==> flow/design.v <==
`timescale 1ns / 1ps
module mul_ctrl
#(  parameter 					r = 10163,
	parameter					G_DAT_DEP = 159,
	parameter                   G_ADDR_W = 8,
    parameter                   G_DAT_W = 64,
    parameter                   H_ADDR_W = 7,
    parameter                   H_DAT_W = 14,
    parameter					H_DAT_DEP = 71)
(
	input						clk,
	input 						rst_b,
	input 						start,
	output reg 					done,
	output reg [G_ADDR_W-1:0]	g_addra,
	output reg 					g_wea,
	output reg [G_DAT_W-1:0]	g_douta,
	input      [G_DAT_W-1:0]	g_dina, 
	output reg [G_ADDR_W-1:0]	g_addrb,
	output reg 					g_web,
	output reg [G_DAT_W-1:0]	g_doutb,
	input      [G_DAT_W-1:0]	g_dinb,
	output reg [H_ADDR_W-1:0]	h_addra,
	output reg 					h_wea,
	output reg [H_DAT_W-1:0]	h_douta,
	input      [H_DAT_W-1:0]	h_dina, 
	output reg [G_ADDR_W-1:0]	f_addra,
	output reg 					f_wea,
	output reg [G_DAT_W-1:0]	f_douta,
	input      [G_DAT_W-1:0]	f_dina
    );
wire [H_DAT_W-1:0] h_dina_inv;
wire [5:0] offset, offset2;
wire [G_DAT_W-7:0] base;
reg [3:0] cnt;
reg h_flag;
reg [5:0] offset_reg,offset_reg2;
reg [2*G_DAT_W-1:0] rotate;
reg g_rd_done;
reg ld_done;
reg rot_done;
reg [1:0] f_wr_done;
parameter 		INIT = 3'd0,  
				READ_H = 3'd1,  
				READ_G = 3'd2,  
				LOAD = 3'd3,  
				ROTATE = 3'd4,
				ADD = 3'd5,
				WRITE_F = 3'd6;
reg    [2:0]   state, next_state;
always @ (posedge clk)
	  if (!rst_b)            
			state <= INIT;        
	  else                  
			state <= next_state; 
always @(*) begin
    case (state)
        INIT: 
            if (start)
                next_state = READ_H;
            else
                next_state = INIT;  
        READ_H:
        	if (cnt == 2)
                next_state = READ_G;  
            else 
            	next_state = READ_H;          
        READ_G:
        	if (g_rd_done)
        		next_state = LOAD;
        	else 
        		next_state = READ_G;	
        LOAD:	
        	if (ld_done)
        		next_state = ROTATE;
        	else 
        		next_state = LOAD;
        ROTATE:
        	if (rot_done)
        		next_state = ADD;
        	else 
        		next_state = ROTATE;
        ADD:
        	next_state = WRITE_F;
        WRITE_F:
        	if (done)
        		next_state = INIT;
        	else if (h_flag)
        		next_state = READ_H;	
        	else 
        		next_state = ROTATE;
        default:
            next_state = INIT;        
    endcase
end
always @(posedge clk) begin
	case (state)
		INIT: begin
			done <= 0;
			g_rd_done <= 0;
			ld_done <= 0;
			rot_done <= 0;
			f_wr_done <= 0;
			h_flag <= 0;
			cnt <= 0;
			offset_reg <= 0;
			offset_reg2 <= 0;
			rotate <= {2*G_DAT_W{1'b0}};
			g_addra <= 0;
			g_wea <= 0;
			g_douta <= {G_DAT_W{1'b0}};
			g_addrb <= 0;
			g_web <= 0;
			g_doutb <= {G_DAT_W{1'b0}};	
			h_addra <= 0;
			h_wea <= 0;
			h_douta <= {H_DAT_W{1'b0}};
			f_addra <= 0;
			f_wea <= 0;
			f_douta <= {G_DAT_W{1'b0}};
		end
		READ_H: begin
			done <= 0;
			g_rd_done <= 0;
			ld_done <= 0;
			rot_done <= 0;
			f_wr_done <= 0;
			h_flag <= 0;
			if (cnt != 2)
				cnt <= cnt + 1;
			else 
				cnt <= 0;	
			offset_reg <= offset_reg;
			offset_reg2 <= offset_reg2;
			rotate <= {2*G_DAT_W{1'b0}};
			g_addra <= 0;
			g_wea <= 0;
			g_douta <= {G_DAT_W{1'b0}};
			g_addrb <= 0;
			g_web <= 0;
			g_doutb <= {G_DAT_W{1'b0}};	
			h_addra <= h_addra;
			h_wea <= 0;
			h_douta <= {H_DAT_W{1'b0}};
			f_addra <= 0;
			f_wea <= 0;
			f_douta <= {G_DAT_W{1'b0}};			
		end
		READ_G: begin
			done <= 0;
			rot_done <= 0;
			f_wr_done <= 0;
			h_flag <= 0;
			if (!g_rd_done)
				cnt <= cnt + 1'd1;
			else 
				cnt <= 0;	
			offset_reg <= offset;
			offset_reg2 <= offset;
			rotate <= {2*G_DAT_W{1'b0}};
			if (base == G_DAT_DEP - 2 && cnt == 0 && offset_reg > 50) begin  
				g_addra <= base;
				g_addrb <= base + 1'd1;
				g_rd_done <= 0;
				ld_done <= 0;
			end
			else if (base == G_DAT_DEP - 2 && cnt == 1 && offset_reg > 50) begin  
				g_addra <= base + 1'd1;
				g_addrb <= 0;
				g_rd_done <= 1;
				ld_done <= 0;
			end
			else  if (cnt == 0) begin
				g_addra <= base;
				g_addrb <= base == G_DAT_DEP - 1 ? 0 : base + 1'd1;
				g_rd_done <= 0;
				ld_done <= 0;
			end
			else begin
				g_addra <= base;
				g_addrb <= base == G_DAT_DEP - 1 ? 0 : base + 1'd1;
				g_rd_done <= 1;
				ld_done <= 0;
			end
			g_wea <= 0;
			g_douta <= {G_DAT_W{1'b0}};
			g_web <= 0;
			g_doutb <= {G_DAT_W{1'b0}};	
			h_addra <= h_addra;
			h_wea <= 0;
			h_douta <= {H_DAT_W{1'b0}};
			f_addra <= 0;
			f_wea <= 0;
			f_douta <= {G_DAT_W{1'b0}};			
		end
		LOAD: begin
			done <= 0;
			g_rd_done <= 0;
			rot_done <= 0;
			f_wr_done <= 0;
			h_flag <= 0;
			if (ld_done)
				offset_reg <= g_addra == 0 ? offset2 : offset;
			else 
				offset_reg <= offset_reg;	
			offset_reg2 <= offset_reg2;
			if (ld_done)
				cnt <= 0;
			else 
				cnt <= cnt + 1'b1;	
			if (base == G_DAT_DEP - 2 && cnt == 0 && offset_reg > 50) begin
				rotate <= {g_dina,g_dinb[G_DAT_W-1:G_DAT_W-51],13'd0};
				ld_done <= 1;
			end
			else if (base == G_DAT_DEP - 2 && cnt == 1 && offset_reg > 50) begin
				rotate <= {rotate[2*G_DAT_W-1:2*G_DAT_W-115],g_dinb[G_DAT_W-1:G_DAT_W-13]};
				ld_done <= 0;	
			end	
			else if (base == G_DAT_DEP - 1) begin
				rotate <= {g_dina[G_DAT_W-1:G_DAT_W-51],g_dinb,13'b0};
				ld_done <= 1;
			end
			else begin
				rotate <= {g_dina,g_dinb};
				ld_done <= 1;
			end
			if (cnt == 0) begin
				h_addra <= h_addra;	
				g_addra <= g_addra != G_DAT_DEP - 1 ? g_addra + 1'd1 : 0;
				g_addrb <= g_addrb != G_DAT_DEP - 1 ? g_addrb + 1'd1 : 0;
			end
			else begin
				h_addra <= h_addra;
				g_addra <= g_addra;
				g_addrb <= g_addrb;
			end
			g_wea <= 0;
			g_douta <= {G_DAT_W{1'b0}};
			g_web <= 0;
			g_doutb <= {G_DAT_W{1'b0}};	
			h_wea <= 0;
			h_douta <= {H_DAT_W{1'b0}};
			f_addra <= 0;
			f_wea <= 0;
			f_douta <= {G_DAT_W{1'b0}};
		end
		ROTATE: begin
			done <= 0;
			g_rd_done <= 0;
			ld_done <= 0;
			f_wr_done <= 0;
			h_flag <= h_flag;
			if (cnt == 5)
				cnt <= 0;
			else	
				cnt <= cnt + 1;
			if (cnt == 4)
				rot_done <= 1;
			else 
				rot_done <= 0;	
			if (cnt == 0 && offset_reg2[0])
				rotate <= {rotate[2*G_DAT_W-2:0],1'b0};
			else if (cnt == 1 && offset_reg2[1])
				rotate <= {rotate[2*G_DAT_W-3:0],2'b0};
			else if (cnt == 2 && offset_reg2[2])
				rotate <= {rotate[2*G_DAT_W-5:0],4'b0};
			else if (cnt == 3 && offset_reg2[3])
				rotate <= {rotate[2*G_DAT_W-9:0],8'b0};
			else if (cnt == 4 && offset_reg2[4])
				rotate <= {rotate[2*G_DAT_W-17:0],16'b0};
			else if (cnt == 5 && offset_reg2[5])
				rotate <= {rotate[2*G_DAT_W-33:0],32'b0};
			else 
				rotate <= rotate;	
			g_wea <= 0;
			g_douta <= {G_DAT_W{1'b0}};			
			g_web <= 0;
			g_doutb <= {G_DAT_W{1'b0}};	
			if (cnt == 2 && h_flag) begin  
				h_addra <= h_addra;
				g_addra <= base;
				g_addrb <= base + 1'd1 == G_DAT_DEP ? 0 : base + 1'd1;
				offset_reg <= offset; 
				offset_reg2 <= offset_reg2;
			end
			else if (cnt == 3 && base == G_DAT_DEP - 2 && offset_reg > 50 && h_flag) begin  
				h_addra <= h_addra;
				g_addra <= base + 1'b1;
				g_addrb <= 0;
				offset_reg <= offset_reg;
				offset_reg2 <= offset_reg2;
			end
			else if (cnt == 3 && g_addra == G_DAT_DEP - 2 && offset_reg > 50) begin  
				h_addra <= h_addra;
				g_addra <= G_DAT_DEP - 1;
				g_addrb <= 0;
				offset_reg <= offset_reg;
				offset_reg2 <= offset_reg2;
			end
			else begin
				h_addra <= h_addra;
				g_addra <= g_addra;
				g_addrb <= g_addrb;
				offset_reg <= offset_reg;
				offset_reg2 <= offset_reg2;
			end
			h_wea <= 0;
			h_douta <= {H_DAT_W{1'b0}};
			f_addra <= f_addra;
			f_wea <= 0;
			f_douta <= {G_DAT_W{1'b0}};	
		end
		ADD: begin
			if (h_addra == H_DAT_DEP-1'b1 && f_addra == G_DAT_DEP-1'b1) 
				done <= 1;
			else
				done <= 0;	
			g_rd_done <= 0;
			ld_done <= 0;
			rot_done <= 0;
			f_wr_done <= 0;	
			offset_reg <= offset_reg;
			offset_reg2 <= offset_reg2;
			cnt <= 0;
			if (g_addra == G_DAT_DEP-1 && offset_reg > 50)  
				rotate <= {g_dina,g_dinb[G_DAT_W-1:G_DAT_W-51],13'd0};
			else if (g_addra == G_DAT_DEP-1 && (offset_reg < 50 || offset_reg == 50))
				rotate <= {g_dina[G_DAT_W-1:G_DAT_W-51],g_dinb,13'd0};
			else 	
				rotate <= {g_dina,g_dinb};	
			g_addra <= g_addra;
			g_wea <= 0;
			g_douta <= {G_DAT_W{1'b0}};
			g_addrb <= g_addrb;
			g_web <= 0;
			g_doutb <= {G_DAT_W{1'b0}};	
			h_wea <= 0;
			h_douta <= {H_DAT_W{1'b0}};
			if (f_addra == G_DAT_DEP-1) begin
				h_addra <= h_addra + 1;
				h_flag <= 1;  
			end				
			else begin
				h_addra <= h_addra;	
				h_flag <= 0;
			end
			f_addra <= f_addra;
			f_wea <= 1;
			f_douta <= f_addra != G_DAT_DEP-1 ? f_dina ^ rotate[2*G_DAT_W-1:2*G_DAT_W-G_DAT_W] : {f_dina[G_DAT_W-1:G_DAT_W-51] ^ rotate[2*G_DAT_W-1:2*G_DAT_W-51],13'b0};
		end
		WRITE_F: begin	
			done <= 0;	
			g_rd_done <= 0;
			ld_done <= 0;
			rot_done <= 0;
			f_wr_done <= 0;
			if (g_addra == G_DAT_DEP-1) begin
				offset_reg <= offset2;	
				offset_reg2 <= offset_reg;			
			end
			else begin
				offset_reg <= offset_reg;
				offset_reg2 <= offset_reg;
			end	
			cnt <= 0;			
			if (g_addra == G_DAT_DEP-1 && offset_reg > 50) 
				rotate <= {rotate[2*G_DAT_W-1:2*G_DAT_W-115],g_dinb[G_DAT_W-1:G_DAT_W-13]};
			else 
				rotate <= rotate;	
			g_addra <= g_addra != G_DAT_DEP - 1 ? g_addra + 1'd1 : 0;
			g_wea <= 0;
			g_douta <= {G_DAT_W{1'b0}};
			g_addrb <= g_addrb != G_DAT_DEP - 1 ? g_addrb + 1'd1 : 0;
			g_web <= 0;
			g_doutb <= {G_DAT_W{1'b0}};	
			h_wea <= 0;
			h_addra <= h_addra;	
			h_douta <= {H_DAT_W{1'b0}};
			h_flag <= h_flag;
			if (f_addra != G_DAT_DEP-1)
				f_addra <= f_addra + 1'b1;
			else 
				f_addra <= 0;	
			f_wea <= 0;
			f_douta <= {G_DAT_W{1'b0}};	
		end
	endcase
end
assign h_dina_inv = h_dina == 0 ? 0 : r - h_dina;
assign base = h_dina_inv[H_DAT_W-1:6];
assign offset = h_dina_inv[5:0];
assign offset2 = offset > 50 ? offset-51 : offset+13; 
endmodule
`timescale 1ns / 1ps
module bike_mul
#(  parameter               G_ADDR_W = 8,
    parameter               G_DAT_W = 64,
    parameter               H_ADDR_W = 7,
    parameter               H_DAT_W = 14
    )
(
    input                   clk,
    input                   rst_b,
    input                   start,
    output reg              done,
    output reg [G_ADDR_W-1:0] g_addra,
    input      [G_DAT_W-1:0]  g_douta,
    output reg [G_ADDR_W-1:0] g_addrb,
    input      [G_DAT_W-1:0]  g_doutb,
    output reg [H_ADDR_W-1:0] h_addra,
    input      [H_DAT_W-1:0]  h_douta,
    output reg                f_wea,
    output reg [G_ADDR_W-1:0] f_addra,
    output reg [G_DAT_W-1:0]  f_dina,
    input      [G_DAT_W-1:0]  f_douta
    );
wire                    mul_done;
wire                    mul_g_wea, mul_g_web;
wire [G_ADDR_W-1:0]     mul_g_addra, mul_g_addrb;
wire [G_DAT_W-1:0]      mul_g_douta, mul_g_doutb;
wire                    mul_h_wea;
wire [H_ADDR_W-1:0]     mul_h_addra;
wire [H_DAT_W-1:0]      mul_h_douta;
wire                    mul_f_wea;
wire [G_ADDR_W-1:0]     mul_f_addra;
wire [G_DAT_W-1:0]      mul_f_douta;
mul_ctrl mul0_ctrl (
    .clk                    (clk),
    .rst_b                  (rst_b),
    .start                  (start),
    .done                   (mul_done),
    .g_addra                (mul_g_addra),
    .g_wea                  (mul_g_wea),
    .g_douta                (mul_g_douta),
    .g_dina                 (g_douta),
    .g_addrb                (mul_g_addrb),
    .g_web                  (mul_g_web),
    .g_doutb                (mul_g_doutb),
    .g_dinb                 (g_doutb),
    .h_addra                (mul_h_addra),
    .h_wea                  (mul_h_wea),
    .h_douta                (mul_h_douta),
    .h_dina                 (h_douta),
    .f_addra                (mul_f_addra),
    .f_wea                  (mul_f_wea),
    .f_douta                (mul_f_douta),
    .f_dina                 (f_douta)
    );
always @(posedge clk) begin
    if (!rst_b) begin
        done    <= 1'b0;
        g_addra <= 0;
        g_addrb <= 0;
        h_addra <= 0;
        f_wea   <= 1'b0;
        f_addra <= 0;
        f_dina  <= 0;
    end
    else begin
        done    <= mul_done;
        g_addra <= mul_g_addra;
        g_addrb <= mul_g_addrb;
        h_addra <= mul_h_addra;
        f_wea   <= mul_f_wea;
        f_addra <= mul_f_addra;
        f_dina  <= mul_f_douta;
    end
end
endmodule
# From RTL to reports: bike_mul
# The steps from the RTL of bike_mul to its reports follow in flow order.
# Line numbers count from 1 in the design file above.
# Operators: Yosys type, input widths -> output width; for muxes data width and select width s.
# Cell names lack the library's common part.
# The mark -- stands for no value.
# setup
design	bike_mul
clk_port	clk
library	sky130hd
lib_corner	tt_025C_1v80

# Word-level counts
# Yosys after proc, flatten, opt, wreduce and memory -nomap, before mapping. Memory bits, and registers merged into a memory's read port (data or address), are not among the register bits. Print and check cells are not counted.
# word_totals
register_bits	345
input_bits	209
output_inout_bits	97
elab_cells	194
# op_classes
add_sub_neg	10
n_cmp	3
eq_ne	32
muxes	72
n_logic	3
n_reduce_logical	50
# ops
operator	n
$mux 128	8
$pmux 128 s5	1
$mux 77	3
$mux 8	17
$pmux 64 s2	1
$pmux 8 s5	2
$xor 64x64->64	1
$mux 64	1
$xor 51x51->51	1
$eq 8x8->1 const B	5
$pmux 6 s5	1
$mux 6	5
$reduce_or 6->1	4
$add 8x1->8 const B	3
$ne 8x8->1 const B	3
$pmux 3 s7	1
$reduce_bool 5->1	4
$pmux 4 s5	1
$logic_and 1x1->1	19
$pmux 6 s3	1
$pmux 8 s2	1
$mux 4	4
$sub 14x14->14 const A	1
$logic_not 14->1	1
$reduce_bool 2->1	7
$pmux 7 s2	1
$mux 14	1
$mux 13	1
# Other operator kinds: 39; their cells: 71.

# Logic depth
# Yosys ltp: most cells in a row. Word level: on the elaborated netlist, between registers, memories and ports. Mapped: between sequential cells and ports; inverters and the memories' decode and read muxes count.
# logic_depth
depth_word	9
ABC_AREA	0
mapped_depth	16
mapped_depth_nobuf	12

# Mapped cells and area
# Yosys stat after the flow's synthesis: flattened, memories mapped to cells. It holds for the ABC_AREA given above (unset counts as 0); a run with the other value may have another netlist.
# by_type
cell	n	type_area_um2
edfxtp_1	245	7.36E+03
dfxtp_1	104	2.08E+03
nand2_1	402	1.51E+03
nand3_1	204	1.02E+03
a21oi_1	184	920.883
o21ai_0	163	815.782
clkbuf_1	209	784.502
o211ai_1	99	743.213
xnor2_1	83	726.947
and2_1	105	656.88
a222oi_1	61	610.586
mux2_2	49	551.779
nor2_1	141	529.258
o2111ai_1	52	455.437
mux2i_1	28	280.269
ha_1	21	262.752
a221oi_1	22	192.685
a221o_1	18	180.173
# Other cell types: 54; their cells: 278.
# mapped
mapped_cells	2468
yosys_area_um2	21608.2
seq_area_um2	9439.1
ffs	349
buffers	250
# By module: a second synthesis without flattening, with its own total; a netlist apart from the flattened one above.
# unflattened
hier_cells	2386
hier_area_um2	22650.5
# Each row is one instance without its submodules.
# by_module
module	instances	n_cells	mod_area_um2	mod_seq_area_um2
mul_ctrl	1	2182	20026.7	7497.2
bike_mul	1	204	2623.8	1941.9

# Worst setup path after synthesis
# Path of least setup slack by OpenSTA after synthesis, without wires, with an ideal clock, recovery checks aside; 20% of the period is set as input and as output delay. Where synthesis merged equal registers, the netlist keeps one of their names.
# synth_path
path_kind	input -> register
start	input port h_douta[2]
end	register mul0_ctrl.rotate[100]
tclk_ns	8.0
input_delay_ns	1.600
setup_time_ns	0.658
t_first_pin_ns	1.600
t_arrival_ns	9.655
required_ns	7.342
slack_ns	-2.313
delay_ns	8.713
driving_pins	11
path_buffers	3
period_less_setup_slack_ns	10.313
# "delay_ns" = arrival - input delay + setup time.
# "driving_pins": output pins that drive a net of the path, with the launching flip-flop's if there is one; two outputs of one cell count as two.
# "period_less_setup_slack_ns" is the clock period less the worst setup slack; recovery checks do not enter. This is arithmetic on one report: input and output delays are still those of the set period (20% each).
# Between the ends stands the longest chain of elaborated cells between them, by number of cells; it is not shown to be the way that was timed. Of several equally long chains one is given.
# A line is the first line of the expression or statement that the cell stems from. Yosys adds cells for indexed reads and writes and turns some case tables into memories.
# A register here has more assigning lines than the two given.
# The path ends at the enable pin of a flip-flop; only ways to that pin are counted.
# synth_between
path_cell_list	buf_6 -> inv_1 -> ha_1 -> buf_2 -> nor4b_1 -> nand4_1 -> nand3_1 -> a21o_2 -> nor3_1 -> buf_2 -> a31oi_1
elab_chain_cells	7
cone_cells	10
classes_between	1 x add/sub; 2 x eq/ne; 1 x mux; 6 x reduce/logical
# synth_rtl
item	line	source
from (decl)	411	input      [H_DAT_W-1:0]  h_douta,
$sub 14x14->14	389	assign h_dina_inv = h_dina == 0 ? 0 : r - h_dina;
$mux 14	389
$eq 8x8->1	215	else if (base == G_DAT_DEP - 2 && cnt == 1 && offset_reg > 50) begin
$logic_and 1x1->1 x2	215
$ne 3x2->1	--
$reduce_and 4->1	--
to (assign)	212	rotate <= {g_dina,g_dinb[G_DAT_W-1:G_DAT_W-51],13'd0};
to (assign)	216	rotate <= {rotate[2*G_DAT_W-1:2*G_DAT_W-115],g_dinb[G_DAT_W-1:G_DAT_W-13]};
to (decl)	38	reg [2*G_DAT_W-1:0] rotate;

# Timing after layout
# From the final timing report of run A: the path of least setup slack in the routed layout; clock arrival at registers is part of the times.
# layout_path
path_kind	input -> register
start	input port h_douta[2]
end	register mul0_ctrl.rotate[40]
tclk_ns	6.37
input_delay_ns	1.27
setup_time_ns	0.26
t_first_pin_ns	1.27
t_arrival_ns	5.71
required_ns	6.68
slack_ns	0.96
driving_pins	14
path_buffers	2
# Between the ends stands the longest chain of elaborated cells between them, by number of cells; it is not shown to be the way that was timed. Of several equally long chains one is given.
# A register here has more assigning lines than the two given.
# The path ends at the data pin of a flip-flop with enable; ways to the enable are not counted.
# layout_between
path_cell_list	clkdlybuf4s50_1 -> inv_1 -> ha_1 -> nor4b_1 -> nand4_1 -> o21a_1 -> inv_1 -> ha_1 -> nand4_1 -> a211o_1 -> o21a_2 -> buf_4 -> a222oi_1 -> nand3_1
elab_chain_cells	8
cone_cells	13
classes_between	1 x add/sub; 2 x eq/ne; 5 x mux; 5 x reduce/logical
# layout_rtl
item	line	source
from (decl)	411	input      [H_DAT_W-1:0]  h_douta,
$sub 14x14->14	389	assign h_dina_inv = h_dina == 0 ? 0 : r - h_dina;
$mux 14	389
$eq 8x8->1	215	else if (base == G_DAT_DEP - 2 && cnt == 1 && offset_reg > 50) begin
$logic_and 1x1->1 x2	215
$mux 128	215
$mux 128	211	if (base == G_DAT_DEP - 2 && cnt == 0 && offset_reg > 50) begin
$pmux 128 s5	97	case (state)
to (assign)	212	rotate <= {g_dina,g_dinb[G_DAT_W-1:G_DAT_W-51],13'd0};
to (assign)	216	rotate <= {rotate[2*G_DAT_W-1:2*G_DAT_W-115],g_dinb[G_DAT_W-1:G_DAT_W-13]};
to (decl)	38	reg [2*G_DAT_W-1:0] rotate;

# Record of 4 stored runs of the RTL-to-layout flow on bike_mul, platform sky130hd. The runs are unordered. Constraints: input delay and output delay 20% of the set period each, output load 0.01 pF.
# "period_less_ws_ns" = clock period - worst setup slack. The figure is calculated, with input and output delays left at 20% of the set period.
# "worstPathTime_ns" means the part of the period allowed to the worst setup path (the constraints hold back 20% at inputs and 20% at outputs) less its slack; where the path has registers, the arrival times of their clocks count too.
# "total_power_mw" rests on the timing tool's default activity at the inputs, not on a simulated workload.
# Among the settings, -- means not set for that run.
# A result given as -- is not shown for that run.
run name	CORE_UTILIZATION	PLACE_DENSITY	period_ns	CAP_MARGIN	CORE_MARGIN	SLEW_MARGIN	CTS_CLUSTER_DIAMETER	ABC_AREA	CELL_PAD_IN_SITES_GLOBAL_PLACEMENT	CORE_ASPECT_RATIO	CTS_CLUSTER_SIZE	GPL_ROUTABILITY_DRIVEN	GPL_TIMING_DRIVEN	MIN_ROUTING_LAYER	TNS_END_PERCENT	PLACE_DENSITY_LB_ADDON	SETUP_SLACK_MARGIN	yosys_chip_area_um2	final_die_area_um2	finish.stdcell_area_um2	layout_utilization_pct	setup_worst_slack_ns	tns_ns	fin_hold_ws_ns	total_power_mw	period_less_ws_ns	worstPathTime_ns	path_kind
run A	54	0.6	6.37	20	2	20	--	--	--	--	--	--	--	--	--	--	--	21608.2	41632.3	26038.7	65.7	0.962	0.000	0.439	6.362	5.408	4.13	input -> register
run B	40	--	7.8	20	2	20	208	--	--	--	--	--	--	--	--	--	--	21608.2	55896.8	26299.0	49.1	1.673	0.000	0.445	5.402	6.127	4.57	input -> register
run C	70	--	4.11	20	5	20	234	1	1	0.95	14	1	1	met2	40	--	--	--	--	--	--	--	--	--	--	--	--	--
run D	39	--	8.59	20	8	40	349	--	--	--	--	--	--	--	--	0.06	1.49	21608.2	63194.4	26336.5	47.9	2.580	0.000	0.441	4.740	6.010	4.29	input -> register
# Run C: not finished: placement ended with error GPL-0301
